==> flow/design.v <==
`timescale 1ns / 1ps
module CPU_Set(
    input CLK,
	 input reset,
	 input [15:0]camera,
	 input [15:0] move_command,
	 input [15:0] data_out,
	 output reg [23:0] memory_location,
	 output reg [15:0] memory_input,
	 output reg [127:0] display,
	 output reg write_memory
    );
    parameter [14:0] termination_line = 15'd22;
	 parameter [4:0] stall = 5'd0;
    parameter [4:0] store = 5'd1;
    parameter [4:0] add = 5'd2;
    parameter [4:0] sub = 5'd3;
    parameter [4:0] move = 5'd4;
    parameter [4:0] sll = 5'd5;
    parameter [4:0] srl = 5'd6;
    parameter [4:0] load_hi_reg = 5'd7;
    parameter [4:0] load_lo_reg = 5'd8;
    parameter [4:0] jump = 5'd9;
    parameter [4:0] set_servo = 5'd10;
    parameter [4:0] load_cam = 5'd11;
    parameter [4:0] move_buffer = 5'd12;
    parameter [4:0] bne = 5'd13;
    parameter [4:0] beq = 5'd14;
    parameter [4:0] slt = 5'd15;
    parameter [4:0] AND = 5'd16;
    parameter [4:0] OR = 5'd17;
    parameter [4:0] NOT = 5'd18;
    parameter [4:0] load = 5'd19;
    parameter [4:0] loadl = 5'd20;
    parameter [4:0] storel = 5'd21;
    parameter [1:0] phase0 = 2'b00;
    parameter [1:0] phase1 = 2'b01;
    parameter [1:0] phase2 = 2'b10;
    parameter [2:0] reg0 = 3'b000;
    parameter [2:0] reg1 = 3'b001;
    parameter [2:0] reg2 = 3'b010;
    parameter [2:0] reg3 = 3'b011;
    parameter [2:0] reg4 = 3'b100;
    parameter [2:0] reg5 = 3'b101;
    parameter [2:0] reg6 = 3'b110;    
	 reg [15:0] word;
	 reg [14:0] pc_counter;
	 reg [7:0] right_servo;  
	 reg [7:0] left_servo;
	 reg [7:0] hi_part;
	 reg [2:0] reg_to_store;
	 reg [1:0] phase;
	 reg memory_flag;
	 reg memory_ready;
	 reg load_store;  
	 reg [15:0] r0;
	 reg [15:0] r1;
	 reg [15:0] r2;
	 reg [15:0] r3;
	 reg [15:0] r4;
	 reg [15:0] r5;
	 reg [15:0] r6;
	 reg [15:0] r7;
	 reg [15:0] tempA;
	 reg [15:0] tempB;
	 reg [10:0] jump_amount;  
	 always@(posedge CLK)
	 begin 
		if(reset)
		begin
			word <= 16'b0;
			pc_counter <= 15'b0;
			right_servo <= 8'b0;
			left_servo <= 8'b0;
			hi_part <= 8'b0;
			reg_to_store <= 3'b0;
			phase <= 2'b11;
			memory_flag <= 1'b0;
			memory_ready <= 1'b0;
			write_memory <= 1'b0;
			load_store <= 1'b1;
			r0 <= 16'b0;
			r1 <= 16'b0;
			r2 <= 16'b0;
			r3 <= 16'b0;
			r4 <= 16'b0;
			r5 <= 16'b0;
			r6 <= 16'b0;
			r7 <= 16'b0;
			jump_amount <= 11'b0;
			memory_location <= 24'b0;
			memory_input <= 16'b0;
			display <= 128'b0;
		end
		else
		begin
		if(pc_counter > termination_line )
            phase <= phase0;
		else
			phase <= phase + 1'b1;	
        case(phase) 
            phase0:
            begin 
					word <= data_out;
					if(memory_flag)
					begin
					  case(reg_to_store)
							reg0: memory_input <= r0;
							reg1:	memory_input <= r1;
							reg2:	memory_input <= r2;
							reg3:	memory_input <= r3;
							reg4:	memory_input <= r4;
							reg5:	memory_input <= r5;
							reg6:	memory_input <= r6;
							default: memory_input <= r7;
					  endcase	
					  memory_ready <= 1'b1;
					end
					else if(data_out[15:11] == loadl)
					begin
						memory_location <= {16'b0, data_out[7:0]};
						memory_ready <= 1'b1;
						reg_to_store <= data_out[10:8];
						load_store <= 1'b1;
					end
					else if(data_out[15:11] == storel)
					begin
						memory_location <= {16'b0, data_out[7:0]};
						memory_ready <= 1'b1;
						load_store <= 1'b0;
						write_memory <= 1'b1;
						case(data_out[10:8])
							reg0: memory_input <= r0;
							reg1:	memory_input <= r1;
							reg2:	memory_input <= r2;
							reg3:	memory_input <= r3;
							reg4:	memory_input <= r4;
							reg5:	memory_input <= r5;
							reg6:	memory_input <= r6;
							default: memory_input <= r7;
					  endcase	
					end
            end
            phase1:
            begin
                if(memory_flag)
                begin
                  write_memory <= ~(load_store);
						memory_location <= {hi_part,word};
						hi_part <= 1'b0;
						memory_flag <= 1'b0;
                end
                else 
                begin
						case(word[15:11])  
							load:
							begin
								 memory_flag <= 1'b1;
								 load_store <= 1'b1;
								 reg_to_store <= word[10:8];
								 hi_part <= word[7:0];
							end
							store:
							begin
								 memory_flag <= 1'b1;
								 load_store <= 1'b0;
								 reg_to_store <= word[10:8];
								 hi_part <= word[7:0];
							end
							add:
							begin
								 case(word[7:5]) 
									  reg0: tempA = r0; 
									  reg1: tempA = r1; 
									  reg2: tempA = r2; 
									  reg3: tempA = r3; 
									  reg4: tempA = r4; 
									  reg5: tempA = r5; 
									  reg6: tempA = r6; 
									  default: tempA = r7;
								 endcase					
								 case(word[4:2]) 
									  reg0: tempB = r0; 
									  reg1: tempB = r1; 
									  reg2: tempB = r2; 
									  reg3: tempB = r3; 
									  reg4: tempB = r4; 
									  reg5: tempB = r5; 
									  reg6: tempB = r6; 
									  default: tempB = r7;
								 endcase					
								 case(word[10:8]) 
									  reg0: r0 <= tempA + tempB;  
									  reg1: r1 <= tempA + tempB;
									  reg2: r2 <= tempA + tempB;
									  reg3: r3 <= tempA + tempB;
									  reg4: r4 <= tempA + tempB;
									  reg5: r5 <= tempA + tempB;
									  reg6: r6 <= tempA + tempB;
									  default: r7 <= tempA + tempB;
								 endcase					
							end
							sub:
							begin
								 case(word[7:5]) 
									  reg0: tempA = r0; 
									  reg1: tempA = r1; 
									  reg2: tempA = r2; 
									  reg3: tempA = r3; 
									  reg4: tempA = r4; 
									  reg5: tempA = r5; 
									  reg6: tempA = r6; 
									  default: tempA = r7;
								 endcase					
								 case(word[4:2]) 
									  reg0: tempB= r0; 
									  reg1: tempB = r1; 
									  reg2: tempB = r2; 
									  reg3: tempB = r3; 
									  reg4: tempB = r4; 
									  reg5: tempB = r5; 
									  reg6: tempB = r6; 
									  default: tempB = r7;
								 endcase					
								 case(word[10:8]) 
									  reg0: r0 <= tempA - tempB;  
									  reg1: r1 <= tempA - tempB;
									  reg2: r2 <= tempA - tempB;
									  reg3: r3 <= tempA - tempB;
									  reg4: r4 <= tempA - tempB;
									  reg5: r5 <= tempA - tempB;
									  reg6: r6 <= tempA - tempB;
									  default: r7 <= tempA - tempB;
								 endcase
							end
							move:
							begin
								 case(word[7:5]) 
									  reg0: tempA = r0; 
									  reg1: tempA = r1; 
									  reg2: tempA = r2; 
									  reg3: tempA = r3; 
									  reg4: tempA = r4; 
									  reg5: tempA = r5; 
									  reg6: tempA = r6; 
									  default: tempA = r7;
								 endcase					
								 case(word[10:8]) 
									  reg0: r0 <= tempA;
									  reg1: r1 <= tempA;
									  reg2: r2 <= tempA;
									  reg3: r3 <= tempA;
									  reg4: r4 <= tempA;
									  reg5: r5 <= tempA;
									  reg6: r6 <= tempA;
									  default: r7 <= tempA;
								 endcase
							end
							sll:
							begin
								 case(word[7:5]) 
									  reg0: tempA = r0 << word[4:1]; 
									  reg1: tempA = r1 << word[4:1]; 
									  reg2: tempA = r2 << word[4:1]; 
									  reg3: tempA = r3 << word[4:1]; 
									  reg4: tempA = r4 << word[4:1]; 
									  reg5: tempA = r5 << word[4:1]; 
									  reg6: tempA = r6 << word[4:1]; 
									  default: tempA = r7 << word[4:1];
								 endcase					
								 case(word[10:8]) 
									  reg0: r0 <= tempA;
									  reg1: r1 <= tempA;
									  reg2: r2 <= tempA;
									  reg3: r3 <= tempA;
									  reg4: r4 <= tempA;
									  reg5: r5 <= tempA;
									  reg6: r6 <= tempA;
									  default: r7 <= tempA;
								 endcase
							end
							srl:
							begin
								 case(word[7:5]) 
									  reg0: tempA = r0 >> word[4:1]; 
									  reg1: tempA = r1 >> word[4:1]; 
									  reg2: tempA = r2 >> word[4:1]; 
									  reg3: tempA = r3 >> word[4:1]; 
									  reg4: tempA = r4 >> word[4:1]; 
									  reg5: tempA = r5 >> word[4:1]; 
									  reg6: tempA = r6 >> word[4:1]; 
									  default: tempA = r7 >> word[4:1];
								 endcase					
								 case(word[10:8]) 
									  reg0: r0 <= tempA;
									  reg1: r1 <= tempA;
									  reg2: r2 <= tempA;
									  reg3: r3 <= tempA;
									  reg4: r4 <= tempA;
									  reg5: r5 <= tempA;
									  reg6: r6 <= tempA;
									  default: r7 <= tempA;
								 endcase
							end
							load_hi_reg:
							begin
								 case(word[10:8]) 
									  reg0: r0[15:8] <= word[7:0];
									  reg1: r1[15:8] <= word[7:0];
									  reg2: r2[15:8] <= word[7:0];
									  reg3: r3[15:8] <= word[7:0];
									  reg4: r4[15:8] <= word[7:0];
									  reg5: r5[15:8] <= word[7:0];
									  reg6: r6[15:8] <= word[7:0];
									  default: r7[15:8] <= word[7:0];
								 endcase
							end
							load_lo_reg:
							begin
								 case(word[10:8]) 
									  reg0: r0[7:0] <= word[7:0];
									  reg1: r1[7:0] <= word[7:0];
									  reg2: r2[7:0] <= word[7:0];
									  reg3: r3[7:0] <= word[7:0];
									  reg4: r4[7:0] <= word[7:0];
									  reg5: r5[7:0] <= word[7:0];
									  reg6: r6[7:0] <= word[7:0];
									  default: r7[7:0] <= word[7:0];
								 endcase
							end
							jump:
							begin
								 jump_amount <= word[10:0];
							end
							set_servo:
							begin
								 case(word[10:8]) 
									  reg0:
									  begin
											right_servo <= r0[7:0];
											left_servo <= r0[15:8];
									  end
									  reg1:
									  begin
											right_servo <= r1[7:0];
											left_servo <= r1[15:8];
									  end
									  reg2:
									  begin
											right_servo <= r2[7:0];
											left_servo <= r2[15:8];
									  end
									  reg3:
									  begin
											right_servo <= r3[7:0];
											left_servo <= r3[15:8];
									  end
									  reg4:
									  begin
											right_servo <= r4[7:0];
											left_servo <= r4[15:8];
									  end
									  reg5:
									  begin
											right_servo <= r5[7:0];
											left_servo <= r5[15:8];
									  end
									  reg6:
									  begin
											right_servo <= r6[7:0];
											left_servo <= r6[15:8];
									  end
									  default:
									  begin
											right_servo <= r7[7:0];
											left_servo <= r7[15:8];
									  end
								 endcase
							end
							load_cam:
							begin
								 case(word[10:8]) 
									  reg0: r0 <= camera;
									  reg1: r1 <= camera;
									  reg2: r2 <= camera;
									  reg3: r3 <= camera;
									  reg4: r4 <= camera;
									  reg5: r5 <= camera;
									  reg6: r6 <= camera;
									  default: r7 <= camera;
								 endcase
							end
							move_buffer:
							begin
								 case(word[10:8]) 
									  reg0: r0 <= move_command;
									  reg1: r1 <= move_command;
									  reg2: r2 <= move_command;
									  reg3: r3 <= move_command;
									  reg4: r4 <= move_command;
									  reg5: r5 <= move_command;
									  reg6: r6 <= move_command;
									  default: r7 <= move_command;
								 endcase
							end
							bne:
							begin
								 case(word[10:8]) 
									  reg0: tempA = r0; 
									  reg1: tempA = r1; 
									  reg2: tempA = r2; 
									  reg3: tempA = r3; 
									  reg4: tempA = r4; 
									  reg5: tempA = r5; 
									  reg6: tempA = r6; 
									  default: tempA = r7;
								 endcase					
								 case(word[7:5]) 
									  reg0: tempB= r0; 
									  reg1: tempB = r1; 
									  reg2: tempB = r2; 
									  reg3: tempB = r3; 
									  reg4: tempB = r4; 
									  reg5: tempB = r5; 
									  reg6: tempB = r6; 
									  default: tempB = r7;
								 endcase		
								 if(tempA != tempB)
								 begin
									  jump_amount <= {6'b0, word[4:0]};
								 end
								 else
								 begin
									  jump_amount <= 11'b0;
								 end
							end
							beq:
							begin
								 case(word[10:8]) 
									  reg0: tempA = r0; 
									  reg1: tempA = r1; 
									  reg2: tempA = r2; 
									  reg3: tempA = r3; 
									  reg4: tempA = r4; 
									  reg5: tempA = r5; 
									  reg6: tempA = r6; 
									  default: tempA = r7;
								 endcase					
								 case(word[7:5]) 
									  reg0: tempB = r0; 
									  reg1: tempB = r1; 
									  reg2: tempB = r2; 
									  reg3: tempB = r3; 
									  reg4: tempB = r4; 
									  reg5: tempB = r5; 
									  reg6: tempB = r6; 
									  default: tempB = r7;
								 endcase		
								 if(tempA == tempB)
								 begin
									  jump_amount <= {6'b0 , word[4:0]};
								 end
								 else
								 begin
									  jump_amount <= 11'b0;
								 end
							end
							slt:
							begin
								 case(word[7:5]) 
									  reg0: tempA = r0; 
									  reg1: tempA = r1; 
									  reg2: tempA = r2; 
									  reg3: tempA = r3; 
									  reg4: tempA = r4; 
									  reg5: tempA = r5; 
									  reg6: tempA = r6; 
									  default: tempA = r7;
								 endcase					
								 case(word[4:2]) 
									  reg0: tempB = r0; 
									  reg1: tempB = r1; 
									  reg2: tempB = r2; 
									  reg3: tempB = r3; 
									  reg4: tempB = r4; 
									  reg5: tempB = r5; 
									  reg6: tempB = r6; 
									  default: tempB = r7;
								 endcase		
								 case(word[10:8]) 
									  reg0: r0 <= tempA < tempB;
									  reg1: r1 <= tempA < tempB;
									  reg2: r2 <= tempA < tempB;
									  reg3: r3 <= tempA < tempB;
									  reg4: r4 <= tempA < tempB;
									  reg5: r5 <= tempA < tempB;
									  reg6: r6 <= tempA < tempB;
									  default: r7 <= tempA < tempB;
								 endcase
							end
							AND:
							begin
								 case(word[7:5]) 
									  reg0: tempA = r0; 
									  reg1: tempA = r1; 
									  reg2: tempA = r2; 
									  reg3: tempA = r3; 
									  reg4: tempA = r4; 
									  reg5: tempA = r5; 
									  reg6: tempA = r6; 
									  default: tempA = r7;
								 endcase					
								 case(word[4:2]) 
									  reg0: tempB = r0; 
									  reg1: tempB = r1; 
									  reg2: tempB = r2; 
									  reg3: tempB = r3; 
									  reg4: tempB = r4; 
									  reg5: tempB = r5; 
									  reg6: tempB = r6; 
									  default: tempB = r7;
								 endcase		
								 case(word[10:8]) 
									  reg0: r0 <= tempA & tempB;
									  reg1: r1 <= tempA & tempB;
									  reg2: r2 <= tempA & tempB;
									  reg3: r3 <= tempA & tempB;
									  reg4: r4 <= tempA & tempB;
									  reg5: r5 <= tempA & tempB;
									  reg6: r6 <= tempA & tempB;
									  default: r7 <= tempA & tempB;
								 endcase
							end
							OR:
							begin
								 case(word[7:5]) 
									  reg0: tempA = r0; 
									  reg1: tempA = r1; 
									  reg2: tempA = r2; 
									  reg3: tempA = r3; 
									  reg4: tempA = r4; 
									  reg5: tempA = r5; 
									  reg6: tempA = r6; 
									  default: tempA = r7;
								 endcase					
								 case(word[4:2]) 
									  reg0: tempB = r0; 
									  reg1: tempB = r1; 
									  reg2: tempB = r2; 
									  reg3: tempB = r3; 
									  reg4: tempB = r4; 
									  reg5: tempB = r5; 
									  reg6: tempB = r6; 
									  default: tempB = r7;
								 endcase		
								 case(word[10:8]) 
									  reg0: r0 <= tempA | tempB;
									  reg1: r1 <= tempA | tempB;
									  reg2: r2 <= tempA | tempB;
									  reg3: r3 <= tempA | tempB;
									  reg4: r4 <= tempA | tempB;
									  reg5: r5 <= tempA | tempB;
									  reg6: r6 <= tempA | tempB;
									  default: r7 <= tempA | tempB;
								 endcase
							end
							NOT:
							begin
								 case(word[7:5]) 
									  reg0: tempA = r0; 
									  reg1: tempA = r1; 
									  reg2: tempA = r2; 
									  reg3: tempA = r3; 
									  reg4: tempA = r4; 
									  reg5: tempA = r5; 
									  reg6: tempA = r6; 
									  default: tempA = r7;
								 endcase
								 case(word[10:8]) 
									  reg0: r0 <= ~(tempA);
									  reg1: r1 <= ~(tempA);
									  reg2: r2 <= ~(tempA);
									  reg3: r3 <= ~(tempA);
									  reg4: r4 <= ~(tempA);
									  reg5: r5 <= ~(tempA);
									  reg6: r6 <= ~(tempA);
									  default: r7 <= ~(tempA);
								 endcase
							end
							storel:
							begin
								write_memory <= 1'b0;
							end
							default:
							begin
							end
						endcase
               end
            end
            phase2:
				begin
					write_memory <= 1'b0;
					if (memory_ready && load_store)
					begin
						memory_ready <= 1'b0;
						case(reg_to_store)
							reg0: r0 <= data_out;
							reg1:	r1 <= data_out;
							reg2:	r2 <= data_out;
							reg3:	r3 <= data_out;
							reg4:	r4 <= data_out;
							reg5:	r5 <= data_out;
							reg6:	r6 <= data_out;
							default: r7 <= data_out;
						endcase
					end
					if(jump_amount > 1'b0)
					begin
						if(jump_amount[0] == 1'b1)
						begin
							memory_location <= {9'b0,pc_counter - jump_amount[10:1]};
							pc_counter <= pc_counter - jump_amount[10:1];
						end
						else
						begin
							memory_location <= {9'b0,pc_counter + jump_amount[10:1]};
							pc_counter <= pc_counter + jump_amount[10:1];
						end
						jump_amount <= 11'b0;
					end
					else
					begin
						memory_location <= {9'b0,pc_counter + 1'b1};
						pc_counter <= pc_counter + 1'b1;
					end
				end
            default:  
            begin
					display <= {r7,r6,r5,r4,r3,r2,r1,r0};
            end				
        endcase
	 end
		end
endmodule
Tool chain data of CPU_Set
What the tools print for CPU_Set, step after step.
Line numbers count from 1 in the design file above.
Operators: Yosys type, input widths -> output width; for muxes data width and select width s.
Library cell names are shortened.
{"block": "setup", "top": "CPU_Set", "clock_port": "CLK", "cell_library": "sky130hd", "corner": "tt_025C_1v80"}

After elaboration
Yosys after proc, flatten, opt, wreduce and memory -nomap, before mapping. Memory bits, and registers merged into a memory's read port (data or address), are not among the register bits. Print and check cells are not counted.
{"block": "op_classes", "add_sub_neg": 6, "compare": 3, "equal": 184, "shifts": 16, "muxes": 375, "n_logic": 4, "n_reduce_logical": 41}
{"block": "op_table", "op": "$mux 8", "count": 234}
{"block": "op_table", "op": "$pmux 8 s12", "count": 16}
{"block": "op_table", "op": "$mux 16", "count": 63}
{"block": "op_table", "op": "$pmux 16 s7", "count": 7}
{"block": "op_table", "op": "$ne 3x3->1 const B", "count": 107}
{"block": "op_table", "op": "$reduce_and 17->1", "count": 16}
{"block": "op_table", "op": "$pmux 8 s2", "count": 16}
{"block": "op_table", "op": "$shl 16x4->16", "count": 8}
{"block": "op_table", "op": "$shr 16x4->16", "count": 8}
{"block": "op_table", "op": "$mux 24", "count": 4}
{"block": "op_table", "op": "$pmux 24 s3", "count": 1}
{"block": "op_table", "op": "$mux 15", "count": 4}
{"block": "op_table", "op": "$eq 3x3->1 const B", "count": 15}
{"block": "op_table", "op": "$ne 2x2->1 const B", "count": 18}
{"block": "op_table", "op": "$eq 5x4->1 const B", "count": 7}
{"block": "op_table", "op": "$eq 5x5->1 const B", "count": 7}
{"block": "op_table", "op": "$pmux 11 s3", "count": 1}
{"block": "op_table", "op": "$eq 3x2->1 const B", "count": 10}
{"block": "op_table", "op": "$ne 13x13->1 const B", "count": 2}
{"block": "op_table", "op": "$pmux 11 s2", "count": 1}
{"block": "op_table", "op": "$mux 11", "count": 2}
{"block": "op_table", "op": "$eq 5x3->1 const B", "count": 4}
{"block": "op_table", "op": "$add 16x16->16", "count": 1}
{"block": "op_table", "op": "$sub 16x16->16", "count": 1}
{"block": "op_table", "op": "$lt 16x16->1", "count": 1}
{"block": "op_table", "op": "$eq 16x16->1", "count": 1}
{"block": "op_table", "op": "$ne 16x16->1", "count": 1}
{"block": "op_table", "op": "$and 16x16->16", "count": 1}
Other operator kinds: 34; their cells: 72.
{"block": "word_totals", "regBits": 355, "in_bits": 50, "output_inout_bits": 169, "word_cells": 658}

Depth
Yosys ltp: most cells in a row. Word level: on the elaborated netlist, between registers, memories and ports. Mapped: between sequential cells and ports; inverters and the memories' decode and read muxes count.
{"block": "logic_depth", "word_depth": 11, "abc_area": 0, "mapped_depth": 22, "depth_no_buf": 19}

Mapped cells and area
Yosys stat after the flow's synthesis: flattened, memories mapped to cells. It holds for the ABC_AREA given above (unset counts as 0); a run with the other value may have another netlist.
{"block": "synth_totals", "cell_count": 3610, "synth_area_um2": 27936.8, "seq_area_um2": 7106.8, "ff_cells": 355, "buf_cells": 394}
{"block": "types", "cell": "dfxtp_1", "count": 355, "area_total_um2": 7.11E+03}
{"block": "types", "cell": "mux2i_1", "count": 240, "area_total_um2": 2.4E+03}
{"block": "types", "cell": "nor2_1", "count": 412, "area_total_um2": 1.55E+03}
{"block": "types", "cell": "mux4_2", "count": 56, "area_total_um2": 1261.21}
{"block": "types", "cell": "o21ai_0", "count": 249, "area_total_um2": 1.25E+03}
{"block": "types", "cell": "clkbuf_1", "count": 281, "area_total_um2": 1.05E+03}
{"block": "types", "cell": "a21oi_1", "count": 208, "area_total_um2": 1.04E+03}
{"block": "types", "cell": "nand3_1", "count": 206, "area_total_um2": 1.03E+03}
{"block": "types", "cell": "ha_1", "count": 67, "area_total_um2": 838.304}
{"block": "types", "cell": "nand2_1", "count": 222, "area_total_um2": 833.299}
{"block": "types", "cell": "mux2_2", "count": 62, "area_total_um2": 698.17}
{"block": "types", "cell": "a31oi_1", "count": 60, "area_total_um2": 375.36}
{"block": "types", "cell": "nor3_1", "count": 75, "area_total_um2": 375.36}
{"block": "types", "cell": "a221oi_1", "count": 40, "area_total_um2": 350.336}
{"block": "types", "cell": "a211oi_1", "count": 44, "area_total_um2": 330.317}
{"block": "types", "cell": "a22oi_1", "count": 44, "area_total_um2": 330.317}
{"block": "types", "cell": "xnor2_1", "count": 37, "area_total_um2": 324.061}
{"block": "types", "cell": "inv_1", "count": 85, "area_total_um2": 319.056}
Not listed: further types 79, cells in them 867.

Worst setup path after synthesis
Path of least setup slack by OpenSTA after synthesis, without wires, with an ideal clock, recovery checks aside; 20% of the period is set as input and as output delay. Where synthesis merged equal registers, the netlist keeps one of their names.
{"block": "synth_path", "path_type": "register -> register", "from": "register word[2]", "to": "register r2[0]", "tclk_ns": 10.0, "setup_time_ns": 0.117, "launch_ns": 0.000, "t_arrival_ns": 4.881, "t_required_ns": 9.883, "path_slack_ns": 5.002, "path_delay_ns": 4.998, "driving_pins": 17, "path_buffers": 5, "period_less_setup_slack_ns": 4.998}
"path_delay_ns" is the arrival time less input delay plus setup time.
"driving_pins": output pins that drive a net of the path, with the launching flip-flop's if there is one; two outputs of one cell count as two.
"period_less_setup_slack_ns" = period - worst setup slack (recovery checks aside). The figure is calculated, with input and output delays left at 20% of the set period.
The rows between start and end are the longest chain of elaborated cells between them; the timing report does not say that the signal goes this way. Where chains are equally long, one stands for them.
A line is the first line of the expression or statement that the cell stems from. Yosys adds cells for indexed reads and writes and turns some case tables into memories.
At most two assigning lines are given for a register; there are more.
{"block": "synth_between", "path_cell_list": "dfxtp_1 clkbuf_1 clkbuf_1 clkbuf_1 buf_1 mux4_2 o221a_2 ha_1 clkbuf_1 or4_1 or4_1 a31oi_1 o311a_1 nor4_1 nor4_1 o311ai_1 a32o_1", "elab_chain_len": 11, "cells_between": 61, "classes_between": "2 x add/sub; 1 x compare; 6 x eq/ne; 16 x shift; 33 x mux; 2 x logic; 1 x reduce/logical"}
{"block": "synth_lines", "item": "start: declaration", "line": 46, "text": "reg [15:0] word;"}
{"block": "synth_lines", "item": "start: assignment", "line": 71, "text": "word <= 16'b0;"}
{"block": "synth_lines", "item": "start: assignment", "line": 104, "text": "word <= data_out;"}
{"block": "synth_lines", "item": "$eq 3x3->1", "line": 480, "text": "case(word[4:2])"}
{"block": "synth_lines", "item": "$pmux 16 s7", "line": 480}
{"block": "synth_lines", "item": "$mux 16", "line": 155, "text": "case(word[15:11])"}
{"block": "synth_lines", "item": "$mux 16", "line": 146, "text": "if(memory_flag)"}
{"block": "synth_lines", "item": "$mux 16", "line": 101, "text": "case(phase)"}
{"block": "synth_lines", "item": "$mux 16", "line": 69, "text": "if(reset)"}
{"block": "synth_lines", "item": "$lt 16x16->1", "line": 493, "text": "reg2: r2 <= tempA < tempB;"}
{"block": "synth_lines", "item": "$mux 8", "line": 490, "text": "case(word[10:8])"}
{"block": "synth_lines", "item": "$pmux 8 s12", "line": 155}
{"block": "synth_lines", "item": "$mux 8", "line": 146}
{"block": "synth_lines", "item": "$pmux 8 s2", "line": 101}
{"block": "synth_lines", "item": "end: assignment", "line": 195, "text": "reg2: r2 <= tempA + tempB;"}
{"block": "synth_lines", "item": "end: assignment", "line": 228, "text": "reg2: r2 <= tempA - tempB;"}
{"block": "synth_lines", "item": "end: declaration", "line": 58, "text": "reg [15:0] r2;"}

Worst path after layout
Path of least setup slack in the final report of run 1 (OpenROAD, finished layout, wires in). Where an end is a register, its clock arrival counts in the times.
{"block": "layout_path", "path_type": "register -> register", "from": "register word[7]", "to": "register r5[0]", "tclk_ns": 5.05, "setup_time_ns": 0.11, "launch_ns": 0.58, "t_arrival_ns": 5.53, "t_required_ns": 5.52, "path_slack_ns": -0.01, "driving_pins": 15, "path_buffers": 2}
The rows between start and end are the longest chain of elaborated cells between them; the timing report does not say that the signal goes this way. Where chains are equally long, one stands for them.
At most two assigning lines are given for a register; there are more.
{"block": "layout_between", "path_cell_list": "dfxtp_4 buf_4 nor2_1 mux4_2 nor2_1 ha_1 nand2b_1 and2_1 o221a_2 nand3_1 a41o_1 nor4_1 o311ai_1 buf_4 a32o_1", "elab_chain_len": 11, "cells_between": 52, "classes_between": "2 x add/sub; 1 x compare; 6 x eq/ne; 39 x mux; 3 x logic; 1 x reduce/logical"}
{"block": "layout_lines", "item": "start: declaration", "line": 46, "text": "reg [15:0] word;"}
{"block": "layout_lines", "item": "start: assignment", "line": 71, "text": "word <= 16'b0;"}
{"block": "layout_lines", "item": "start: assignment", "line": 104, "text": "word <= data_out;"}
{"block": "layout_lines", "item": "$eq 3x3->1", "line": 470, "text": "case(word[7:5])"}
{"block": "layout_lines", "item": "$pmux 16 s7", "line": 470}
{"block": "layout_lines", "item": "$mux 16", "line": 155, "text": "case(word[15:11])"}
{"block": "layout_lines", "item": "$mux 16", "line": 146, "text": "if(memory_flag)"}
{"block": "layout_lines", "item": "$mux 16", "line": 101, "text": "case(phase)"}
{"block": "layout_lines", "item": "$mux 16", "line": 69, "text": "if(reset)"}
{"block": "layout_lines", "item": "$lt 16x16->1", "line": 496, "text": "reg5: r5 <= tempA < tempB;"}
{"block": "layout_lines", "item": "$mux 8", "line": 490, "text": "case(word[10:8])"}
{"block": "layout_lines", "item": "$pmux 8 s12", "line": 155}
{"block": "layout_lines", "item": "$mux 8", "line": 146}
{"block": "layout_lines", "item": "$pmux 8 s2", "line": 101}
{"block": "layout_lines", "item": "end: assignment", "line": 198, "text": "reg5: r5 <= tempA + tempB;"}
{"block": "layout_lines", "item": "end: assignment", "line": 231, "text": "reg5: r5 <= tempA - tempB;"}
{"block": "layout_lines", "item": "end: declaration", "line": 61, "text": "reg [15:0] r5;"}

FLOW RESULTS
============

Stored flow runs of CPU_Set (3 of them; Yosys, OpenROAD, sky130hd). They differ in their settings and are not a sequence. Constraints: input delay and output delay 20% of the set period each, output load 0.01 pF.
"clock_period_reached_ns": clock period set for the run, less the worst setup slack. It is reckoned from that one timing run; input and output delays stay at 20% of the period that was set.
"worst_path_ns" is the time allowed to the run's worst setup path (the clock period less input and output delay, where it has them) less its slack. Clock arrival times count: a late capture clock shortens it, a late launch clock lengthens it.
By "power_mw" is meant OpenSTA's value without simulated activity: inputs other than the clock are taken to toggle once in ten clock periods, and the tool carries that through the logic.

{"run": "run 1", "settings": { "period_ns": 5.05, "CAP_MARGIN": 20, "CORE_MARGIN": 2, "CORE_UTILIZATION": 40, "SLEW_MARGIN": 20 }, "results": { "worstSetupSlack_ns": -0.014, "hold_worst_slack_ns": 0.452, "worst_path_ns": 5.06, "worst_setup_path_type": "register -> register", "post_route_util_frac": 0.486, "tns_ns": -0.038, "yosys_chip_area_um2": 27936.8, "clock_period_reached_ns": 5.064, "design_die_area_um2": 71971.5, "post_route_stdcell_area_um2": 33442.1, "power_mw": 22.714 }}
{"run": "run 2", "settings": { "ABC_AREA": 1, "CELL_PAD_IN_SITES_DETAIL_PLACEMENT": 0, "CORE_ASPECT_RATIO": 1.35, "CORE_UTILIZATION": 55, "CTS_CLUSTER_DIAMETER": 112, "CTS_CLUSTER_SIZE": 60, "GPL_ROUTABILITY_DRIVEN": 1, "GPL_TIMING_DRIVEN": 1, "HOLD_SLACK_MARGIN": -0.05, "MAX_ROUTING_LAYER": "met5", "MIN_ROUTING_LAYER": "met2", "PLACE_DENSITY_LB_ADDON": 0.06, "SETUP_SLACK_MARGIN": 0.46, "SLEW_MARGIN": 10, "TNS_END_PERCENT": 50, "period_ns": 6.59, "CAP_MARGIN": 20, "CORE_MARGIN": 2 }, "outcome": "unfinished; error GRT-0116 in routing"}
{"run": "run 3", "settings": { "CAP_MARGIN": 40, "CELL_PAD_IN_SITES_DETAIL_PLACEMENT": 0, "CELL_PAD_IN_SITES_GLOBAL_PLACEMENT": 3, "CORE_UTILIZATION": 60, "CTS_CLUSTER_DIAMETER": 49, "CTS_CLUSTER_SIZE": 40, "GPL_TIMING_DRIVEN": 1, "MAX_ROUTING_LAYER": "met5", "SETUP_SLACK_MARGIN": 1.11, "SLEW_MARGIN": 20, "period_ns": 6.92, "CORE_MARGIN": 2 }, "outcome": "unfinished; error GPL-0301 in placement"}
